==> flow/design.v <==
`timescale 100ps/10ps
module triangle(clk, reset, nt, xi, yi, busy, po, xo, yo);
input        clk, reset, nt;
input  [2:0] xi, yi;
output       busy, po;
output [2:0] xo, yo;
reg busy, po;
reg [4:0] state, next_state;  
reg [6:0] x_cor[0:2];         
reg [6:0] y_cor[0:2];         
reg [1:0] s0_count;           
reg s1_count;                 
reg s2_count;                 
reg s7_count;                 
reg [4:0] horiz;              
reg [3:0] out_count;          
reg signed [8:0] a[0:1];      
reg signed [8:0] b[0:1];      
reg signed [8:0] c[0:1];      
reg [3:0] ep, save_ep;        
reg signed [7:0] value;       
reg [1:0] o_idx;              
reg [2:0] xo, yo;             
reg loc;                      
reg [3:0] start;              
parameter s0=5'd0,s1=5'd1,s2=5'd2,s3=5'd3,s4=5'd4,s5=5'd5,s6=5'd6,s7=5'd7;
integer i,j;
always @(posedge clk or posedge reset)begin
    if(reset) state<=s0;
    else state<=next_state;
end
always @(*)begin
    case(state)
        s0:next_state=(s0_count==2'd3)?s1:s0;
        s1:next_state=(s1_count==1'b1)?s2:s1;
        s2:next_state=(out_count==y_cor[0]||out_count==y_cor[1]||out_count==y_cor[2])?s5:((s2_count==1'b1)?((value==8'd0)?s5:((value[7]==1'b0)?s3:s4)):s2);
        s3:next_state=(o_idx==2'd2)?s5:s2;
        s4:next_state=(o_idx==2'd1)?s5:s2;
        s5:next_state=(out_count==y_cor[0]||out_count==y_cor[2])?s6:((loc==1'b0)?((out_count==y_cor[1])?((start==x_cor[1])?s6:s5):((start==ep)?s6:s5)):((start==x_cor[0])?s6:s5));
        s6:next_state=(out_count==y_cor[2])?s7:s2;
        s7:next_state=(s7_count==1'b1)?s0:s7;
        default:next_state=s0;
    endcase
end
always @(posedge clk or posedge reset)begin
    if(reset) busy<=1'b0;
    else begin
        if(state==s7&&s7_count==1'b1) busy<=1'b0;
        else if(state==s0&&s0_count==2'd0&&nt==1'b0) busy<=1'b0;
        else busy<=1'b1;
    end
end
always @(posedge clk or posedge reset)begin
    if(reset) s0_count<=2'd0;
    else begin
        if(state==s7) s0_count<=2'd0;
        else if(state==s0&&s0_count==2'd0&&nt==1'b0) s0_count<=2'd0;
        else s0_count<=s0_count+2'd1;
    end
end
always @(posedge clk or posedge reset)begin
    if(reset)begin
        s1_count<=1'b0;
    end
    else begin
        if(state==s1) s1_count<=1'b1;
        else s1_count<=1'b0;
    end
end
always @(posedge clk or posedge reset)begin
    if(reset)begin
        s2_count<=1'b0;
    end
    else begin
        if(state==s2) s2_count<=1'b1;
        else s2_count<=1'b0;
    end
end
always @(posedge clk or posedge reset)begin
    if(reset)begin
        s7_count<=1'b0;
    end
    else begin
        if(state==s7) s7_count<=1'b1;
        else s7_count<=1'b0;
    end
end
always @(posedge clk or posedge reset)begin
    if(reset)begin
        loc<=1'b0;
    end
    else begin
        if(state==s1)begin
            if(x_cor[1]>x_cor[0]) loc<=1'b0;
            else loc<=1'b1;
        end
    end
end
always @(posedge clk or posedge reset)begin
    if(reset)begin
        for(i=0;i<2;i=i+1)begin
            a[i]<=9'd0;
        end
    end
    else begin
        case(state)
            s1:begin
                if(loc==1'b0)begin
                    a[0]<=($signed(y_cor[1])-$signed(y_cor[0]));
                    a[1]<=($signed(y_cor[2])-$signed(y_cor[1]));
                end
                else begin
                    a[0]<=($signed(y_cor[1])-$signed(y_cor[0]));
                    a[1]<=(~($signed(y_cor[2])-$signed(y_cor[1])))+9'd1;
                end
            end
        endcase
    end
end
always @(posedge clk or posedge reset)begin
    if(reset)begin
        for(i=0;i<2;i=i+1)begin
            b[i]<=9'd0;
        end
    end
    else begin
        case(state)
            s1:begin
                if(loc==1'b0)begin
                    b[0]<=(~($signed(x_cor[1])-$signed(x_cor[0])))+9'd1;
                    b[1]<=(~($signed(x_cor[2])-$signed(x_cor[1])))+9'd1;
                end
                else begin
                    b[0]<=(~($signed(x_cor[1])-$signed(x_cor[0])))+9'd1;
                    b[1]<=($signed(x_cor[2])-$signed(x_cor[1]));
                end
            end
        endcase
    end
end
always @(posedge clk or posedge reset)begin
    if(reset)begin
        for(i=0;i<2;i=i+1)begin
            c[i]<=9'd0;
        end
    end
    else begin
        case(state)
            s1:begin
                if(loc==1'b0)begin
                    c[0]<=($signed(y_cor[0]*x_cor[1])-$signed(y_cor[1]*x_cor[0]));
                    c[1]<=($signed(y_cor[1]*x_cor[2])-$signed(y_cor[2]*x_cor[1]));
                end
                else begin
                    c[0]<=($signed(y_cor[0]*x_cor[1])-$signed(y_cor[1]*x_cor[0]));
                    c[1]<=(~($signed(y_cor[1]*x_cor[2])-$signed(y_cor[2]*x_cor[1])))+9'd1;
                end
            end
        endcase
    end
end
always @(posedge clk or posedge reset)begin
    if(reset)begin
        for(i=0;i<3;i=i+1)begin
            x_cor[i]<=7'd0;
        end
    end
    else begin
        case(state)
            s0:begin
                x_cor[s0_count]<=xi;
            end
        endcase
    end
end
always @(posedge clk or posedge reset)begin
    if(reset)begin
        for(i=0;i<3;i=i+1)begin
            y_cor[i]<=7'd0;
        end
    end
    else begin
        case(state)
            s0:begin
                y_cor[s0_count]<=yi;
            end
        endcase
    end
end
always @(posedge clk or posedge reset)begin
    if(reset) begin
        horiz<=5'd0;
    end
    else begin
        case(state)
            s1:begin
                horiz<=(x_cor[1]-x_cor[0]);
            end
        endcase
    end
end
always @(posedge clk or posedge reset)begin
    if(reset)begin
        out_count<=4'd0;
    end
    else begin
        case(state)
            s1:out_count<=y_cor[0];
            s6:out_count<=out_count+4'd1;
        endcase
    end
end
always @(posedge clk or posedge reset)begin
    if(reset)begin
        ep<=4'd0;
    end
    else begin
        if(loc==1'b0)begin
            if(state==s6) ep<=save_ep;
            else if(state==s3)begin
                if(out_count<y_cor[1])begin
                    if(o_idx==2'd2) ep<=ep;
                    else ep<=ep+4'd1;
                end
                else ep<=ep-4'd1;
            end
            else if(state==s4)begin
                if(out_count<y_cor[1]) ep<=ep-4'd1;
                else begin
                    if(o_idx==2'd1) ep<=ep;
                    else ep<=ep+4'd1;
                end
            end
            else ep<=ep;
        end
        else begin
            if(state==s6) ep<=save_ep;
            else if(state==s3)begin
                if(out_count<y_cor[1])begin
                    if(o_idx==2'd2) ep<=ep;
                    else ep<=ep-4'd1;
                end
                else ep<=ep+4'd1;
            end
            else if(state==s4)begin
                if(out_count<y_cor[1]) ep<=ep+4'd1;
                else begin
                    if(o_idx==2'd1) ep<=ep;
                    else ep<=ep-4'd1;
                end
            end
            else ep<=ep;
        end
    end
end
always @(posedge clk or posedge reset)begin
    if(reset)begin
        o_idx<=2'd0;
    end
    else begin
        if(state==s3) o_idx<=2'd1;
        else if(state==s4) o_idx<=2'd2;
        else if(state==s5) o_idx<=2'd0;
    end
end
always @(posedge clk or posedge reset)begin
    if(reset)begin
        save_ep<=4'd0;
    end
    else begin
        if(state==s1) save_ep<=(x_cor[0]+x_cor[1])>>1;
    end
end
always @(posedge clk or posedge reset)begin
    if(reset)begin
        value<=8'd0;
    end
    else begin
        if(state==s2) begin
            if(out_count==y_cor[0]||out_count==y_cor[1]||out_count==y_cor[2]) value<=8'd0;
            else if(out_count<y_cor[1]) begin
                value<=(a[0]*$signed(ep))+(b[0]*$signed(out_count))+c[0];
            end
            else begin
                value<=(a[1]*$signed(ep))+(b[1]*$signed(out_count))+c[1];
            end
        end
    end
end
always @(posedge clk or posedge reset)begin
    if(reset) po<=1'b0;
    else if(state==s5) po<=1'b1;
    else po<=1'b0;
end
always @(posedge clk)begin
    if(state==s5) start<=start+4'd1;
    else begin
        if(loc==1'b0) start<=x_cor[0];
        else begin
            if(out_count==y_cor[1]) start<=x_cor[1];
            else start<=ep;
        end
    end
end
always @(posedge clk or posedge reset)begin
    if(reset)begin
        xo<=3'd0;
    end
    else begin
        if(state==s5)begin
            if(out_count==y_cor[0]) xo<=x_cor[0];
            else if(out_count==y_cor[2]) xo<=x_cor[2];
            else xo<=start;
        end
    end
end
always @(posedge clk or posedge reset)begin
    if(reset)begin
        yo<=3'd0;
    end
    else begin
        if(state==s5)begin
            if(out_count==y_cor[0]) yo<=y_cor[0];
            else if(out_count==y_cor[2]) yo<=y_cor[2];
            else yo<=out_count;
        end
    end
end
endmodule
[Step by step through the tools: triangle]
Tool output for the design above before and after an edit, in the order of the flow.
"before" refers to lines of the RTL above, "after" to lines of the edited file.
"change": "after" minus "before" as printed here. "rel. change": 100 x difference / "before".
Library cell names are shortened.
Not given: -
Design
  top: triangle
  clock: clk
  cell library: sky130hd
  library corner: tt_025C_1v80

[Diff]
Unified diff, file above to edited file.
A script made this edit. It changes what the design does and was not meant as an optimisation.
begin of diff
@@ -129,5 +129,5 @@
                 if(loc==1'b0)begin
                     b[0]<=(~($signed(x_cor[1])-$signed(x_cor[0])))+9'd1;
-                    b[1]<=(~($signed(x_cor[2])-$signed(x_cor[1])))+9'd1;
+                    b[1]<=(~($signed(x_cor[2])+$signed(x_cor[1])))+9'd1;
                 end
                 else begin
end of diff

[Word level]
Yosys after proc, flatten, opt, wreduce and memory -nomap, before mapping. Print and check cells are not counted.
Word-level totals
  bits in latches: before 0, after 0, change 0
  register bits: before 112, after 112, change 0, rel. change 0.00%
  elaborated cells: before 159, after 159, change 0, rel. change 0.00%
  memories: before 0, after 0, change 0
  input bits: before 9, after 9, change 0, rel. change 0.00%
  output and inout bits: before 8, after 8, change 0, rel. change 0.00%
  word width x clocked read ports: before 0, after 0, change 0
  memory bits (writable): before 0, after 0, change 0
  ROM bits: before 0, after 0, change 0
Operators by class
  magnitude comparators: before 2, after 2, change 0, rel. change 0.00%
  multipliers: before 8, after 8, change 0, rel. change 0.00%
  shift-type cells: before 0, after 0, change 0
  multiplexer cells: before 57, after 57, change 0, rel. change 0.00%
  reductions and logical operators: before 16, after 16, change 0, rel. change 0.00%
  equality and inequality tests: before 20, after 20, change 0, rel. change 0.00%
  bitwise gates (word level): before 5, after 5, change 0, rel. change 0.00%
  add/sub/neg operators: before 23, after 23, change 0, rel. change 0.00%
  divide/modulo/power cells: before 0, after 0, change 0
Operator list
  subtractor 3 x 3 -> 4 bit: before 6, after 5, change -1, rel. change -16.67%
  inverter 9 bit: before 3, after 2, change -1, rel. change -33.33%
  adder 3 x 3 -> 4 bit: before 1, after 2, change +1, rel. change +100.00%
  inverter 4 -> 9 bit: before 0, after 1, change +1
  two-way mux 4 bit: before 18, after 18, change 0, rel. change 0.00%
  two-way mux 2 bit: before 12, after 12, change 0, rel. change 0.00%
  two-way mux 3 bit: before 12, after 12, change 0, rel. change 0.00%
  two-way mux 1 bit: before 8, after 8, change 0, rel. change 0.00%
  equality test 4 x 3 -> 1 bit: before 5, after 5, change 0, rel. change 0.00%
  equality test 3 bit with constant B: before 4, after 4, change 0, rel. change 0.00%
  multiplier 3 x 3 -> 6 bit: before 4, after 4, change 0, rel. change 0.00%
  multiplier 9 x 4 -> 8 bit: before 4, after 4, change 0, rel. change 0.00%
  adder 4 x 1 -> 4 bit with constant B: before 3, after 3, change 0, rel. change 0.00%
  adder 8 bit: before 3, after 3, change 0, rel. change 0.00%
  adder 9 x 1 -> 9 bit with constant B: before 3, after 3, change 0, rel. change 0.00%
  equality test 2 bit with constant B: before 3, after 3, change 0, rel. change 0.00%
  logical AND 1 bit: before 3, after 3, change 0, rel. change 0.00%
  logical OR 1 bit: before 3, after 3, change 0, rel. change 0.00%
  two-way mux 8 bit: before 3, after 3, change 0, rel. change 0.00%
  AND reduction 2 bit: before 3, after 3, change 0, rel. change 0.00%
  subtractor 6 x 6 -> 7 bit: before 3, after 3, change 0, rel. change 0.00%
  equality test 2 x 1 -> 1 bit with constant B: before 2, after 2, change 0, rel. change 0.00%
  equality test 3 x 2 -> 1 bit with constant B: before 2, after 2, change 0, rel. change 0.00%
  two-way mux 9 bit: before 2, after 2, change 0, rel. change 0.00%
  nonzero test 3 bit: before 2, after 2, change 0, rel. change 0.00%
  adder 2 x 1 -> 2 bit with constant B: before 1, after 1, change 0, rel. change 0.00%
  adder 8 x 1 -> 8 bit with constant B: before 1, after 1, change 0, rel. change 0.00%
  adder 8 x 7 -> 8 bit: before 1, after 1, change 0, rel. change 0.00%
The list need not be complete.

[Longest topological paths]
Depth = most cells in a row (Yosys ltp): at word level without a register or memory, in the mapped netlist without a sequential cell, where the memories' decode and read muxes count.
Depth
  word-level depth: before 7, after 7, change 0, rel. change 0.00%
  ABC_AREA: before 0, after 0
  mapped depth: before 19, after 19, change 0, rel. change 0.00%
  depth with buffers taken out: before 17, after 17, change 0, rel. change 0.00%

[Netlist]
Source: synth_stat.txt of the flow (Yosys; design flattened, memories mapped). It holds for the ABC_AREA given above (unset counts as 0); a run with the other value may have another netlist.
Synthesis totals
  mapped flip-flops: before 105, after 105, change 0, rel. change 0.00%
  cell count: before 1005, after 1016, change +11, rel. change +1.09%
  buffers: before 28, after 28, change 0, rel. change 0.00%
  mapped area (um^2): before 9816.9, after 9887.0, change +70.1, rel. change +0.71%
  area of sequential cells (um^2): before 2608.8, after 2608.8, change 0.0, rel. change 0.00%
Cell types
  nor2_1: before 76, after 80, change +4, rel. change +5.26%
  buf_1: before 1, after 5, change +4, rel. change +400.00%
  ha_1: before 108, after 111, change +3, rel. change +2.78%
  a21oi_1: before 59, after 62, change +3, rel. change +5.08%
  clkbuf_1: before 22, after 19, change -3, rel. change -13.64%
  and2_1: before 44, after 42, change -2, rel. change -4.55%
  mux2i_1: before 20, after 18, change -2, rel. change -10.00%
  a211oi_1: before 1, after 3, change +2, rel. change +200.00%
  inv_1: before 140, after 141, change +1, rel. change +0.71%
  fa_1: before 91, after 92, change +1, rel. change +1.10%
  nand2_1: before 85, after 86, change +1, rel. change +1.18%
  mux2_2: before 34, after 33, change -1, rel. change -2.94%
  a21o_1: before 19, after 18, change -1, rel. change -5.26%
  nand2b_1: before 15, after 16, change +1, rel. change +6.67%
  nand3_1: before 9, after 8, change -1, rel. change -11.11%
  buf_2: before 5, after 4, change -1, rel. change -20.00%
  and3_1: before 3, after 4, change +1, rel. change +33.33%
  nand2_2: before 2, after 1, change -1, rel. change -50.00%
The list need not be complete.

[Path before layout]
Path of least setup slack by OpenSTA after synthesis, without wires, with an ideal clock, recovery checks aside; 20% of the period is set as input and as output delay. Where synthesis merged equal registers, the netlist keeps one of their names.
Timing path after synthesis
  kind: before flip-flop to flip-flop, after flip-flop to flip-flop
  start: before register ep[3], after register ep[3]
  end: before register value[7], after register value[7]
  setup slack (ns): before 0.203, after 0.195, change -0.008
  arrival time (ns): before 4.663, after 4.669, change +0.006, rel. change +0.13%
  clock period (ns): before 5.0, after 5.0, change 0.0, rel. change 0.00%
  path buffers: before 1, after 1, change 0, rel. change 0.00%
  library setup time (ns): before 0.134, after 0.136, change +0.002
  stages on the path: before 17, after 17, change 0, rel. change 0.00%
  delay of the path (ns): before 4.797, after 4.805, change +0.008, rel. change +0.17%
  data required time (ns): before 4.866, after 4.864, change -0.002, rel. change -0.04%
  time at the first pin (ns): before 0.000, after 0.000, change 0.000
  period reached after synthesis (ns): before 4.797, after 4.805, change +0.008, rel. change +0.17%
"delay of the path" is the arrival time less input delay plus setup time.
"stages on the path" counts driving pins, that of a launching flip-flop among them; a cell with two outputs on the path counts twice.
"period reached after synthesis" is the clock period less the worst setup slack; recovery checks do not enter. This is arithmetic on one report: input and output delays are still those of the set period (20% each).
Between the ends stands the longest chain of elaborated cells between them, by number of cells; it is not shown to be the way that was timed. Of several equally long chains one is given.
A line is the first line of the expression or statement that the cell stems from. Yosys adds cells for indexed reads and writes and turns some case tables into memories.
At most two assigning lines are given for a register; there are more.
Between the ends, after synthesis, before
  cells stage by stage: dfrtp_1 > clkbuf_1 > nand2b_1 > fa_1 > fa_1 > inv_1 > fa_1 > fa_1 > fa_1 > ha_1 > a21oi_1 > nor2_1 > o211ai_1 > nand2_1 > xnor2_1 > mux2i_1 > o22ai_1
  cells in the longest elaborated chain: 5
  elaborated cells on any way between the ends: 8
  RTL lines with such cells: 4
  classes of those cells: 4 x add/sub; 2 x mul; 2 x mux
RTL lines, path after synthesis, before
  start: declaration: RTL line 20  | reg [3:0] ep, save_ep;
  start: assignment: RTL line 219  | if(state==s6) ep<=save_ep;
  start: assignment: RTL line 222  | if(o_idx==2'd2) ep<=ep;
  multiplier 9 x 4 -> 8 bit: RTL line 285  | value<=(a[1]*$signed(ep))+(b[1]*$signed(out_count))+c[1];
  adder 8 bit (2 in a row): RTL line 285
  two-way mux 8 bit: RTL line 281  | else if(out_count<y_cor[1]) begin
  two-way mux 8 bit: RTL line 280  | if(out_count==y_cor[0]||out_count==y_cor[1]||out_count==y_cor[2]) value<=8'd0;
  end: assignment: RTL line 282  | value<=(a[0]*$signed(ep))+(b[0]*$signed(out_count))+c[0];
  end: assignment: RTL line 285
  end: declaration: RTL line 21  | reg signed [7:0] value;
Between the ends, after synthesis, after
  cells stage by stage: dfrtp_1 > clkbuf_1 > nand2b_1 > fa_1 > fa_1 > inv_1 > fa_1 > fa_1 > fa_1 > ha_1 > a21oi_1 > nor2_1 > o211ai_1 > nand2_1 > xnor2_1 > mux2i_1 > o22ai_1
  cells in the longest elaborated chain: 5
  elaborated cells on any way between the ends: 8
  RTL lines with such cells: 4
  classes of those cells: 4 x add/sub; 2 x mul; 2 x mux
RTL lines, path after synthesis, after
  start: declaration: RTL line 20  | reg [3:0] ep, save_ep;
  start: assignment: RTL line 219  | if(state==s6) ep<=save_ep;
  start: assignment: RTL line 222  | if(o_idx==2'd2) ep<=ep;
  multiplier 9 x 4 -> 8 bit: RTL line 285  | value<=(a[1]*$signed(ep))+(b[1]*$signed(out_count))+c[1];
  adder 8 bit (2 in a row): RTL line 285
  two-way mux 8 bit: RTL line 281  | else if(out_count<y_cor[1]) begin
  two-way mux 8 bit: RTL line 280  | if(out_count==y_cor[0]||out_count==y_cor[1]||out_count==y_cor[2]) value<=8'd0;
  end: assignment: RTL line 282  | value<=(a[0]*$signed(ep))+(b[0]*$signed(out_count))+c[0];
  end: assignment: RTL line 285
  end: declaration: RTL line 21  | reg signed [7:0] value;

[Path in the finished layout]
Path of least setup slack in the final report of the runs of set A (OpenROAD, finished layout, wires in). Where an end is a register, its clock arrival counts in the times.
Timing path post-layout
  kind: before flip-flop to flip-flop, after flip-flop to flip-flop
  start: before register ep[1], after register b[0][0]
  end: before register value[5], after register value[7]
  time at the first pin (ns): before 0.35, after 0.36, change +0.01, rel. change +2.86%
  path buffers: before 1, after 0, change -1, rel. change -100.00%
  library setup time (ns): before 0.08, after 0.12, change +0.04
  arrival time (ns): before 4.77, after 4.71, change -0.06, rel. change -1.26%
  stages on the path: before 18, after 16, change -2, rel. change -11.11%
  setup slack (ns): before 0.24, after 0.26, change +0.02
  clock period (ns): before 4.74, after 4.74, change 0.00, rel. change 0.00%
  data required time (ns): before 5.01, after 4.98, change -0.03, rel. change -0.60%
Between the ends stands the longest chain of elaborated cells between them, by number of cells; it is not shown to be the way that was timed. Of several equally long chains one is given.
At most two assigning lines are given for a register; there are more.
Between the ends, post-layout, before
  cells stage by stage: dfrtp_1 > buf_4 > and2_1 > fa_1 > ha_1 > fa_1 > inv_1 > fa_1 > inv_1 > ha_1 > ha_1 > a21o_1 > a21o_1 > a21o_1 > a21oi_1 > xnor2_1 > mux2i_1 > o22ai_1
  cells in the longest elaborated chain: 5
  elaborated cells on any way between the ends: 8
  RTL lines with such cells: 4
  classes of those cells: 4 x add/sub; 2 x mul; 2 x mux
RTL lines, path post-layout, before
  start: declaration: RTL line 20  | reg [3:0] ep, save_ep;
  start: assignment: RTL line 219  | if(state==s6) ep<=save_ep;
  start: assignment: RTL line 222  | if(o_idx==2'd2) ep<=ep;
  multiplier 9 x 4 -> 8 bit: RTL line 285  | value<=(a[1]*$signed(ep))+(b[1]*$signed(out_count))+c[1];
  adder 8 bit (2 in a row): RTL line 285
  two-way mux 8 bit: RTL line 281  | else if(out_count<y_cor[1]) begin
  two-way mux 8 bit: RTL line 280  | if(out_count==y_cor[0]||out_count==y_cor[1]||out_count==y_cor[2]) value<=8'd0;
  end: assignment: RTL line 282  | value<=(a[0]*$signed(ep))+(b[0]*$signed(out_count))+c[0];
  end: assignment: RTL line 285
  end: declaration: RTL line 21  | reg signed [7:0] value;
Between the ends, post-layout, after
  cells stage by stage: dfrtp_1 > nand2b_1 > fa_1 > fa_1 > inv_1 > fa_1 > fa_1 > fa_1 > ha_4 > a21oi_1 > nor2_1 > o211ai_1 > nand2_1 > xnor2_1 > mux2i_1 > o22ai_1
  cells in the longest elaborated chain: 5
  elaborated cells on any way between the ends: 5
  RTL lines with such cells: 3
  classes of those cells: 2 x add/sub; 1 x mul; 2 x mux
RTL lines, path post-layout, after
  start: declaration: RTL line 18  | reg signed [8:0] b[0:1];
  start: assignment: RTL line 130  | b[0]<=(~($signed(x_cor[1])-$signed(x_cor[0])))+9'd1;
  start: assignment: RTL line 134  | b[0]<=(~($signed(x_cor[1])-$signed(x_cor[0])))+9'd1;
  multiplier 9 x 4 -> 8 bit: RTL line 282  | value<=(a[0]*$signed(ep))+(b[0]*$signed(out_count))+c[0];
  adder 8 bit: RTL line 282
  adder 8 x 7 -> 8 bit: RTL line 282
  two-way mux 8 bit: RTL line 281  | else if(out_count<y_cor[1]) begin
  two-way mux 8 bit: RTL line 280  | if(out_count==y_cor[0]||out_count==y_cor[1]||out_count==y_cor[2]) value<=8'd0;
  end: assignment: RTL line 282
  end: assignment: RTL line 285  | value<=(a[1]*$signed(ep))+(b[1]*$signed(out_count))+c[1];
  end: declaration: RTL line 21  | reg signed [7:0] value;

[Layout results]
Both versions went through the flow (Yosys, OpenROAD) with the same settings in each pair. Constraints: input delay and output delay 20% of the set period each, output load 0.01 pF.
Flow settings, set A
  CORE_UTILIZATION: 40
  period_ns: 4.74
  CAP_MARGIN: 20
  CORE_MARGIN: 2
  SLEW_MARGIN: 20
Measured results, set A
  overall die area (um^2): before 25811.6, after 25990.3, change +178.7, rel. change +0.69%
  worst setup slack after layout (ns): before 0.242, after 0.264, change +0.022
  worst-case hold slack (ns): before 0.478, after 0.472, change -0.006
  standard-cell area of the final layout (um^2): before 10789.1, after 10864.2, change +75.1, rel. change +0.70%
  area of the synthesized netlist (um^2): before 9816.9, after 9887.0, change +70.1, rel. change +0.71%
Flow settings, set B
  CAP_MARGIN: 10
  CELL_PAD_IN_SITES_DETAIL_PLACEMENT: 0
  CELL_PAD_IN_SITES_GLOBAL_PLACEMENT: 2
  CORE_UTILIZATION: 54
  CTS_CLUSTER_SIZE: 70
  GPL_ROUTABILITY_DRIVEN: 1
  MIN_ROUTING_LAYER: met1
  PLACE_DENSITY: 0.67
  SLEW_MARGIN: 5
  TNS_END_PERCENT: 95
  period_ns: 4.27
  CORE_MARGIN: 2
Measured results, set B
  overall die area (um^2): before 19273.8, after 19407.3, change +133.5, rel. change +0.69%
  worst setup slack after layout (ns): before -0.128, after -0.053, change +0.075
  worst-case hold slack (ns): before 0.479, after 0.469, change -0.010
  standard-cell area of the final layout (um^2): before 11174.5, after 11094.4, change -80.1, rel. change -0.72%
  area of the synthesized netlist (um^2): before 9816.9, after 9887.0, change +70.1, rel. change +0.71%
